==> flow/design.v <==
module decoder(
input [1:0]alu_fn,
output reg arith_enable,cmp_enable,logic_enable,shift_enable
);
always @(*) begin
        arith_enable=0;
        logic_enable=0;
        cmp_enable=0;
        shift_enable=0;
    case (alu_fn)
       2'b00: arith_enable=1;
       2'b01: logic_enable=1;
       2'b10: cmp_enable=1;
       2'b11: shift_enable=1;
    endcase
end
endmodule
module arith_unit#(parameter in_data_width=16,out_data_width=32)(
input signed [in_data_width-1:0]A,B,
input clk,rst,arith_enable,
input [1:0]alu_fn,
output  carry_out,
output reg arith_flag,
output reg signed[out_data_width-1:0]arith_out
);
assign carry_out=arith_out[in_data_width];
always @(posedge clk , negedge rst) begin
    if(!rst)begin
        arith_flag<=0;
        arith_out<=0;
    end
    else if(arith_enable) begin
        arith_flag<=1;
    case (alu_fn)
        2'b00: arith_out<=A + B;
        2'b01: arith_out<=A - B;
        2'b10: arith_out<=A * B;
        2'b11: arith_out<=(B == 0) ? 0 : A / B;
    endcase
    end
    else begin
        arith_flag<=0;
        arith_out<=0;
    end
end
endmodule
module logic_unit#(parameter in_data_width=16,out_data_width=16)(
input signed[in_data_width-1:0]  A,B,
input clk,rst,logic_enable,
input [1:0]alu_fn,
output reg logic_flag,
output reg [out_data_width-1:0]logic_out
);
reg logic_flag_next;
reg [out_data_width-1:0]logic_out_next;
always @(posedge clk , negedge rst) begin
    if(!rst)begin
        logic_out<=0;
        logic_flag<=0;
    end
    else begin
        logic_out<=logic_out_next;
        logic_flag<=logic_flag_next;
    end    
end
always @(*) begin
    if(logic_enable) begin
        logic_flag_next=1;
    case (alu_fn)
        2'b00: logic_out_next= A & B;
        2'b01: logic_out_next= A | B;
        2'b10: logic_out_next=~(A & B);
        2'b11: logic_out_next=~(A | B);
    endcase
    end
    else begin
        logic_flag_next=0;
        logic_out_next=0;
    end
end
endmodule
module cmp_unit#(parameter in_data_width=16,out_data_width=16)(
input [in_data_width-1:0]A,B,
input clk,rst,cmp_enable,
input [1:0]alu_fn,
output reg cmp_flag,
output reg [out_data_width-1:0]cmp_out
);
always @(posedge clk , negedge rst) begin
    if(!rst)begin
        cmp_out<=0;
        cmp_flag<=0;
    end
    else if(cmp_enable) begin
        cmp_flag<=1;
    case (alu_fn)
        2'b00: cmp_out<=0;
        2'b01: cmp_out<=(A==B)?1:0;
        2'b10: cmp_out<=(A>B)?2:0;
        2'b11: cmp_out<=(A<B)?3:0;
    endcase
    end
    else begin
        cmp_out<=0;
        cmp_flag<=0;
    end
end
endmodule
module shift_unit#(parameter in_data_width=16,out_data_width=16)(
input [in_data_width-1:0]A,B,
input clk,rst,shift_enable,
input [1:0]alu_fn,
output reg shift_flag,
output reg [out_data_width-1:0]shift_out
);
always @(posedge clk , negedge rst) begin
    if(!rst)begin
        shift_flag<=0;
        shift_out<=0;
    end
    else if(shift_enable) begin
        shift_flag<=1;
    case (alu_fn)
        2'b00: shift_out<=A>>1;
        2'b01: shift_out<=A<<1;
        2'b10: shift_out<=B>>1;
        2'b11: shift_out<=B<<1;
    endcase
    end
    else begin
        shift_flag<=0;
        shift_out<=0;
    end
end
endmodule
module parameterized_signed_alu #(parameter in_data_width=16,out_data_width=16,arith_out_data_width=32)(
input signed [in_data_width-1:0]A,B,
input clk,rst,
input [3:0]alu_fn,
output shift_flag,arith_flag,logic_flag,cmp_flag,carry_out,
output [out_data_width-1:0]shift_out,logic_out,cmp_out,
output signed[arith_out_data_width-1:0] arith_out
);
wire arith_enable,shift_enable,logic_enable,cmp_enable;
arith_unit dut0(
.A(A),
.B(B),
.clk(clk),
.rst(rst),
.arith_enable(arith_enable),
.alu_fn(alu_fn[1:0]),
.carry_out(carry_out),
.arith_flag(arith_flag),
.arith_out(arith_out)
);
logic_unit dut1(
.A(A),
.B(B),
.clk(clk),
.rst(rst),
.logic_enable(logic_enable),
.alu_fn(alu_fn[1:0]),
.logic_flag(logic_flag),
.logic_out(logic_out)
);
cmp_unit   dut2(
.A(A),
.B(B),
.clk(clk),
.rst(rst),
.cmp_enable(cmp_enable),
.alu_fn(alu_fn[1:0]),
.cmp_flag(cmp_flag),
.cmp_out(cmp_out)
);
shift_unit dut3(
.A(A),
.B(B),
.clk(clk),
.rst(rst),
.shift_enable(shift_enable),
.alu_fn(alu_fn[1:0]),
.shift_flag(shift_flag),
.shift_out(shift_out)
);
decoder dut4(
.alu_fn(alu_fn[3:2]),
.arith_enable(arith_enable),
.cmp_enable(cmp_enable),
.logic_enable(logic_enable),
.shift_enable(shift_enable)
);
endmodule
From RTL to reports: parameterized_signed_alu
Tool output for the design above before and after an edit, in the order of the flow.
Lines under "original" count in the file above, lines under "edited" in the edited file.
"difference": "edited" minus "original" as printed here. "relative change": 100 x difference / "original".
Cell names lack the library's common part.
A cell with -- has no value.
Inputs
  top module: parameterized_signed_alu
  clock input: clk
  library: sky130hd
  library corner: tt_025C_1v80

Edit of the RTL
The edit as a unified diff against the file above.
The edited RTL no longer does the same as the RTL above: the edit was made by script, with no optimisation intended.
begin of diff
@@ -107,5 +107,5 @@
 end
 endmodule
-module shift_unit#(parameter in_data_width=16,out_data_width=16)(
+module shift_unit#(parameter in_data_width=16,out_data_width=8)(
 input [in_data_width-1:0]A,B,
 input clk,rst,shift_enable,
end of diff

Elaborated design
Source: Yosys, flattened and elaborated, memories not mapped. Widths are those after wreduce; folded enables and synchronous resets count as part of the registers. Registers that Yosys merges into a memory's read port (data or address) are not register bits. Print and check cells do not count. Equal cells are merged and count once.
Cells by class
  multiplexer cells: original 20, edited 20, difference 0, relative change 0.00%
  $add $sub $neg: original 2, edited 2, difference 0, relative change 0.00%
  $lt $le $gt $ge: original 2, edited 2, difference 0, relative change 0.00%
  div/mod/pow operators: original 1, edited 1, difference 0, relative change 0.00%
  reductions and logical operators: original 7, edited 7, difference 0, relative change 0.00%
  equality and inequality tests: original 7, edited 7, difference 0, relative change 0.00%
  $mul: original 1, edited 1, difference 0, relative change 0.00%
  bitwise logic cells: original 4, edited 4, difference 0, relative change 0.00%
Operator list
  2-to-1 mux 16 bit: original 3, edited 2, difference -1, relative change -33.33%
  parallel mux 16 bit (select 4 bit): original 3, edited 2, difference -1, relative change -33.33%
  2-to-1 mux 8 bit: original 0, edited 1, difference +1
  parallel mux 8 bit (select 4 bit): original 0, edited 1, difference +1
Unchanged operator kinds not shown: 20.
Storage and ports
  input bits: original 38, edited 38, difference 0, relative change 0.00%
  output and inout port bits: original 85, edited 85, difference 0, relative change 0.00%
  flip-flop bits (word level): original 84, edited 76, difference -8, relative change -9.52%

Depth
Depth = most cells in a row (Yosys ltp): at word level without a register or memory, in the mapped netlist without a sequential cell, where the memories' decode and read muxes count.
Depth
  word-level depth: original 4, edited 4, difference 0, relative change 0.00%
  ABC_AREA: original 0, edited 0
  mapped depth: original 368, edited 347, difference -21, relative change -5.71%
  depth with buffers taken out: original 331, edited 314, difference -17, relative change -5.14%

Synthesis result
Yosys stat after the flow's synthesis: flattened, memories mapped to cells. It holds for the ABC_AREA given above (unset counts as 0); a run with the other value may have another netlist.
Cell types
  a211oi_1: original 48, edited 87, difference +39, relative change +81.25%
  a21o_1: original 163, edited 195, difference +32, relative change +19.63%
  a21oi_1: original 402, edited 430, difference +28, relative change +6.97%
  mux2_2: original 74, edited 48, difference -26, relative change -35.14%
  nand2_1: original 610, edited 585, difference -25, relative change -4.10%
  clkbuf_1: original 167, edited 143, difference -24, relative change -14.37%
  nor3_1: original 151, edited 127, difference -24, relative change -15.89%
  mux2i_1: original 33, edited 51, difference +18, relative change +54.55%
  xnor2_1: original 296, edited 279, difference -17, relative change -5.74%
  nor2b_1: original 79, edited 62, difference -17, relative change -21.52%
  xor2_1: original 133, edited 149, difference +16, relative change +12.03%
  a31oi_1: original 59, edited 74, difference +15, relative change +25.42%
  o31ai_1: original 47, edited 61, difference +14, relative change +29.79%
  o31a_1: original 15, edited 28, difference +13, relative change +86.67%
  buf_2: original 8, edited 21, difference +13, relative change +162.50%
  o22ai_1: original 33, edited 21, difference -12, relative change -36.36%
  a221oi_1: original 40, edited 29, difference -11, relative change -27.50%
  a311oi_1: original 6, edited 17, difference +11, relative change +183.33%
Unchanged cell types not shown: 16.
The list need not be complete.
Synthesis totals
  mapped flip-flops: original 70, edited 62, difference -8, relative change -11.43%
  cell area after synthesis (um^2): original 43364.1, edited 44382.6, difference +1018.5, relative change +2.35%
  mapped cells: original 5857, edited 5980, difference +123, relative change +2.10%
By module: a second synthesis without flattening, with its own total; a netlist apart from the flattened one above.
Second synthesis, totals
  cells (unflattened synthesis): original 5976, edited 6062, difference +86, relative change +1.44%
  area total of the unflattened synthesis (um^2): original 44282.5, edited 45244.6, difference +962.1, relative change +2.17%
Rows give one instance, submodules left out.
By module, original
  arith_unit: area 42072.9 um^2, cells 5776, instances 1
  logic_unit: area 807.0 um^2, cells 56, instances 1
  shift_unit: area 732.0 um^2, cells 55, instances 1
  cmp_unit: area 644.4 um^2, cells 85, instances 1
  decoder: area 26.3 um^2, cells 4, instances 1
  parameterized_signed_alu: area 0.0 um^2, cells 0, instances 1
By module, edited
  arith_unit: area 43315.3 um^2, cells 5878, instances 1
  logic_unit: area 807.0 um^2, cells 56, instances 1
  cmp_unit: area 644.4 um^2, cells 85, instances 1
  shift_unit: area 387.9 um^2, cells 30, instances 1
  parameterized_signed_alu: area 63.8 um^2, cells 9, instances 1
  decoder: area 26.3 um^2, cells 4, instances 1

Worst setup path after synthesis
Path of least setup slack by OpenSTA after synthesis, without wires, with an ideal clock, recovery checks aside; 20% of the period is set as input and as output delay. Where synthesis merged equal registers, the netlist keeps one of their names.
Path post-synthesis
  kind: original input -> register, edited input -> register
  start: original input B[0], edited input B[0]
  end: original register dut0.arith_out[28], edited register dut0.arith_out[18]
  data required time (ps): original 84868, edited 84868, difference 0, relative change 0.00%
  period (ps): original 85000, edited 85000, difference 0, relative change 0.00%
  setup time (ps): original 132, edited 132, difference 0
  path delay (ps): original 72609, edited 71012, difference -1597, relative change -2.20%
  arrival time (ps): original 89477, edited 87880, difference -1597, relative change -1.78%
  external input delay (ps): original 17000, edited 17000, difference 0, relative change 0.00%
  setup slack (ps): original -4608, edited -3012, difference +1596
  driving pins on the path: original 330, edited 312, difference -18, relative change -5.45%
  path buffers: original 49, edited 53, difference +4, relative change +8.16%
  launch time at the first pin (ps): original 17000, edited 17000, difference 0, relative change 0.00%
  synthesis period reached (ps): original 89608, edited 88012, difference -1596, relative change -1.78%
"path delay" = arrival - input delay + setup time.
"driving pins on the path": output pins that drive a net of the path, with the launching flip-flop's if there is one; two outputs of one cell count as two.
"synthesis period reached" is the clock period less the worst setup slack; recovery checks do not enter. This is arithmetic on one report: input and output delays are still those of the set period (20% each).
Between the ends stands the longest chain of elaborated cells between them, by number of cells; it is not shown to be the way that was timed. Of several equally long chains one is given.
A line is the first line of the expression or statement that the cell stems from. Yosys adds cells for indexed reads and writes and turns some case tables into memories.
A register here has more assigning lines than the two given.
Between the ends, post-synthesis, original
  cell sequence: inv_1 buf_1 ha_1 or4b_2 a2111oi_0 o211ai_1 nand2_1 nand2_1 nor3_1 nand3_1 nor2_1 o21ai_0 nor2_1 ha_1 o21a_1 o21ai_0 nor2b_1 or3_1 [294 not listed] nor2_1 a21oi_1 ha_1 a21boi_0 o21a_1 o21a_1 o21a_1 o21ai_0 a211o_1 o21ai_0 a211oi_1 ha_1 and2_1 nand4_1 o41ai_1 xor2_1 a221oi_1 nor2_1
  cells in the longest elaborated chain: 4
  elaborated cells on any way between the ends: 8
  source lines of those cells: 6
Ends and longest elaborated chain, post-synthesis, original
  from (decl): line 137  | input signed [in_data_width-1:0]A,B,
  divider 16 x 16 -> 32 bit: line 38  | 2'b11: arith_out<=(B == 0) ? 0 : A / B;
  2-to-1 mux 32 bit: line 38
  parallel mux 32 bit (select 4 bit): line 34  | case (alu_fn)
  2-to-1 mux 32 bit: line 32  | else if(arith_enable) begin
  to (assign): line 35  | 2'b00: arith_out<=A + B;
  to (assign): line 36  | 2'b01: arith_out<=A - B;
  to (decl): line 24  | output reg signed[out_data_width-1:0]arith_out
Between the ends, post-synthesis, edited
  cell sequence: clkbuf_1 inv_1 buf_1 ha_1 mux2i_1 ha_1 o21ai_0 nand2b_1 nand2_1 nor2_1 ha_1 o211a_1 a211oi_1 nand2b_1 nor2_1 a211oi_1 ha_1 o21ai_0 [276 not listed] clkbuf_1 nor2_1 a221o_1 ha_1 a21o_1 a21o_1 a2111oi_0 o21ai_0 o21ai_0 o21ai_0 a221oi_1 ha_1 nand3_1 clkbuf_1 o41ai_1 xnor2_1 a221oi_1 nor2_1
  cells in the longest elaborated chain: 4
  elaborated cells on any way between the ends: 8
  source lines of those cells: 6
Ends and longest elaborated chain, post-synthesis, edited
  from (decl): line 137  | input signed [in_data_width-1:0]A,B,
  divider 16 x 16 -> 32 bit: line 38  | 2'b11: arith_out<=(B == 0) ? 0 : A / B;
  2-to-1 mux 32 bit: line 38
  parallel mux 32 bit (select 4 bit): line 34  | case (alu_fn)
  2-to-1 mux 32 bit: line 32  | else if(arith_enable) begin
  to (assign): line 35  | 2'b00: arith_out<=A + B;
  to (assign): line 36  | 2'b01: arith_out<=A - B;
  to (decl): line 24  | output reg signed[out_data_width-1:0]arith_out

Timing after layout
Path of least setup slack in the final report of each run of pair 1 (OpenROAD, finished layout, wires in). Where an end is a register, its clock arrival counts in the times.
The path's times are printed in steps of 10 ps; the period is the one set.
Path after layout
  kind: original input -> register, edited input -> register
  start: original input B[0], edited input B[7]
  end: original register dut0.arith_out[6], edited register dut0.arith_out[20]
  arrival time (ps): original 80850, edited 80990, difference +140, relative change +0.17%
  external input delay (ps): original 16640, edited 16640, difference 0, relative change 0.00%
  data required time (ps): original 83530, edited 83450, difference -80, relative change -0.10%
  launch time at the first pin (ps): original 16640, edited 16640, difference 0, relative change 0.00%
  path buffers: original 33, edited 31, difference -2, relative change -6.06%
  setup slack (ps): original 2680, edited 2460, difference -220
  period (ps): original 83200, edited 83200, difference 0, relative change 0.00%
  setup time (ps): original 50, edited 130, difference +80
  driving pins on the path: original 319, edited 304, difference -15, relative change -4.70%
Between the ends stands the longest chain of elaborated cells between them, by number of cells; it is not shown to be the way that was timed. Of several equally long chains one is given.
A register here has more assigning lines than the two given.
Between the ends, after layout, original
  cell sequence: clkdlybuf4s50_1 inv_2 ha_2 or4b_4 a2111oi_4 o211ai_1 nand2_2 nand2_1 nor3_2 nand3_1 nor2_2 o21ai_0 nor2_1 ha_1 o21a_1 o21ai_0 nor2b_2 or3_1 [283 not listed] buf_4 or3_1 o21ai_0 ha_1 nor3_2 a211o_1 o21ai_0 buf_4 a211oi_4 ha_2 buf_4 nand2_1 o21ai_0 xnor2_1 buf_4 a221oi_1 a211oi_2 buf_4
  cells in the longest elaborated chain: 4
  elaborated cells on any way between the ends: 8
  source lines of those cells: 6
Ends and longest elaborated chain, after layout, original
  from (decl): line 137  | input signed [in_data_width-1:0]A,B,
  divider 16 x 16 -> 32 bit: line 38  | 2'b11: arith_out<=(B == 0) ? 0 : A / B;
  2-to-1 mux 32 bit: line 38
  parallel mux 32 bit (select 4 bit): line 34  | case (alu_fn)
  2-to-1 mux 32 bit: line 32  | else if(arith_enable) begin
  to (assign): line 35  | 2'b00: arith_out<=A + B;
  to (assign): line 36  | 2'b01: arith_out<=A - B;
  to (decl): line 24  | output reg signed[out_data_width-1:0]arith_out
Between the ends, after layout, edited
  cell sequence: clkdlybuf4s50_1 buf_4 nor4_2 buf_4 nand3_1 mux2i_2 o22ai_2 or3_1 nor2_1 nand2_1 nor2_1 ha_1 o211a_1 a211oi_4 nor4_2 a31oi_1 nor2_1 ha_1 [268 not listed] a221o_1 ha_1 a21o_1 a21o_1 a21o_1 a21o_1 a21o_1 a31oi_1 o21ai_0 a221oi_2 buf_4 ha_1 nand3_1 buf_4 or4_1 and3_1 o21ai_2 a21oi_1
  cells in the longest elaborated chain: 4
  elaborated cells on any way between the ends: 8
  source lines of those cells: 6
Ends and longest elaborated chain, after layout, edited
  from (decl): line 137  | input signed [in_data_width-1:0]A,B,
  divider 16 x 16 -> 32 bit: line 38  | 2'b11: arith_out<=(B == 0) ? 0 : A / B;
  2-to-1 mux 32 bit: line 38
  parallel mux 32 bit (select 4 bit): line 34  | case (alu_fn)
  2-to-1 mux 32 bit: line 32  | else if(arith_enable) begin
  to (assign): line 35  | 2'b00: arith_out<=A + B;
  to (assign): line 36  | 2'b01: arith_out<=A - B;
  to (decl): line 24  | output reg signed[out_data_width-1:0]arith_out

Flow runs
Runs of the flow (Yosys, OpenROAD) on both versions; the two runs of a pair have the same settings. The constraints put input and output delay at 20% of the set period each and load the outputs with 0.01 pF.
Flow settings, pair 1
  period_ns: 83.2
  CAP_MARGIN: 20
  CORE_MARGIN: 2
  CORE_UTILIZATION: 40
  SLEW_MARGIN: 20
Measured results, pair 1
  std-cell area (final layout) (um^2): original 57246.2, edited 59166.7, difference +1920.5, relative change +3.35%
  achieved clock period (ps): original 80520, edited 80738, difference +218, relative change +0.27%
  worst setup slack after layout (ps): original 2680, edited 2462, difference -218
  total die area (um^2): original 111059.0, edited 113636.0, difference +2577.0, relative change +2.32%
  chip area in the Yosys report (um^2): original 43364.1, edited 44382.6, difference +1018.5, relative change +2.35%
  post-route utilization (%): original 53.3, edited 53.6, difference +0.3
  summed negative setup slack (ps): original 0, edited 0, difference 0
Flow settings, pair 2
  CELL_PAD_IN_SITES_GLOBAL_PLACEMENT: 0
  CORE_UTILIZATION: 21
  CTS_CLUSTER_SIZE: 25
  PLACE_DENSITY_LB_ADDON: 0.04
  SETUP_SLACK_MARGIN: -2.0
  period_ns: 92.0
  CAP_MARGIN: 20
  CORE_MARGIN: 2
  SLEW_MARGIN: 20
Measured results, pair 2
  std-cell area (final layout) (um^2): original 52524.1, edited 52600.4, difference +76.3, relative change +0.15%
  achieved clock period (ps): original 89158, edited 89990, difference +832, relative change +0.93%
  worst setup slack after layout (ps): original 2842, edited 2010, difference -832
  total die area (um^2): original 210144.0, edited 215041.0, difference +4897.0, relative change +2.33%
  chip area in the Yosys report (um^2): original 43364.1, edited 44382.6, difference +1018.5, relative change +2.35%
  post-route utilization (%): original 25.6, edited 25.1, difference -0.5
  summed negative setup slack (ps): original 0, edited 0, difference 0
By "achieved clock period" is meant the clock period of the run minus its worst setup slack. This is arithmetic on one report: input and output delays are still those of the set period (20% each).
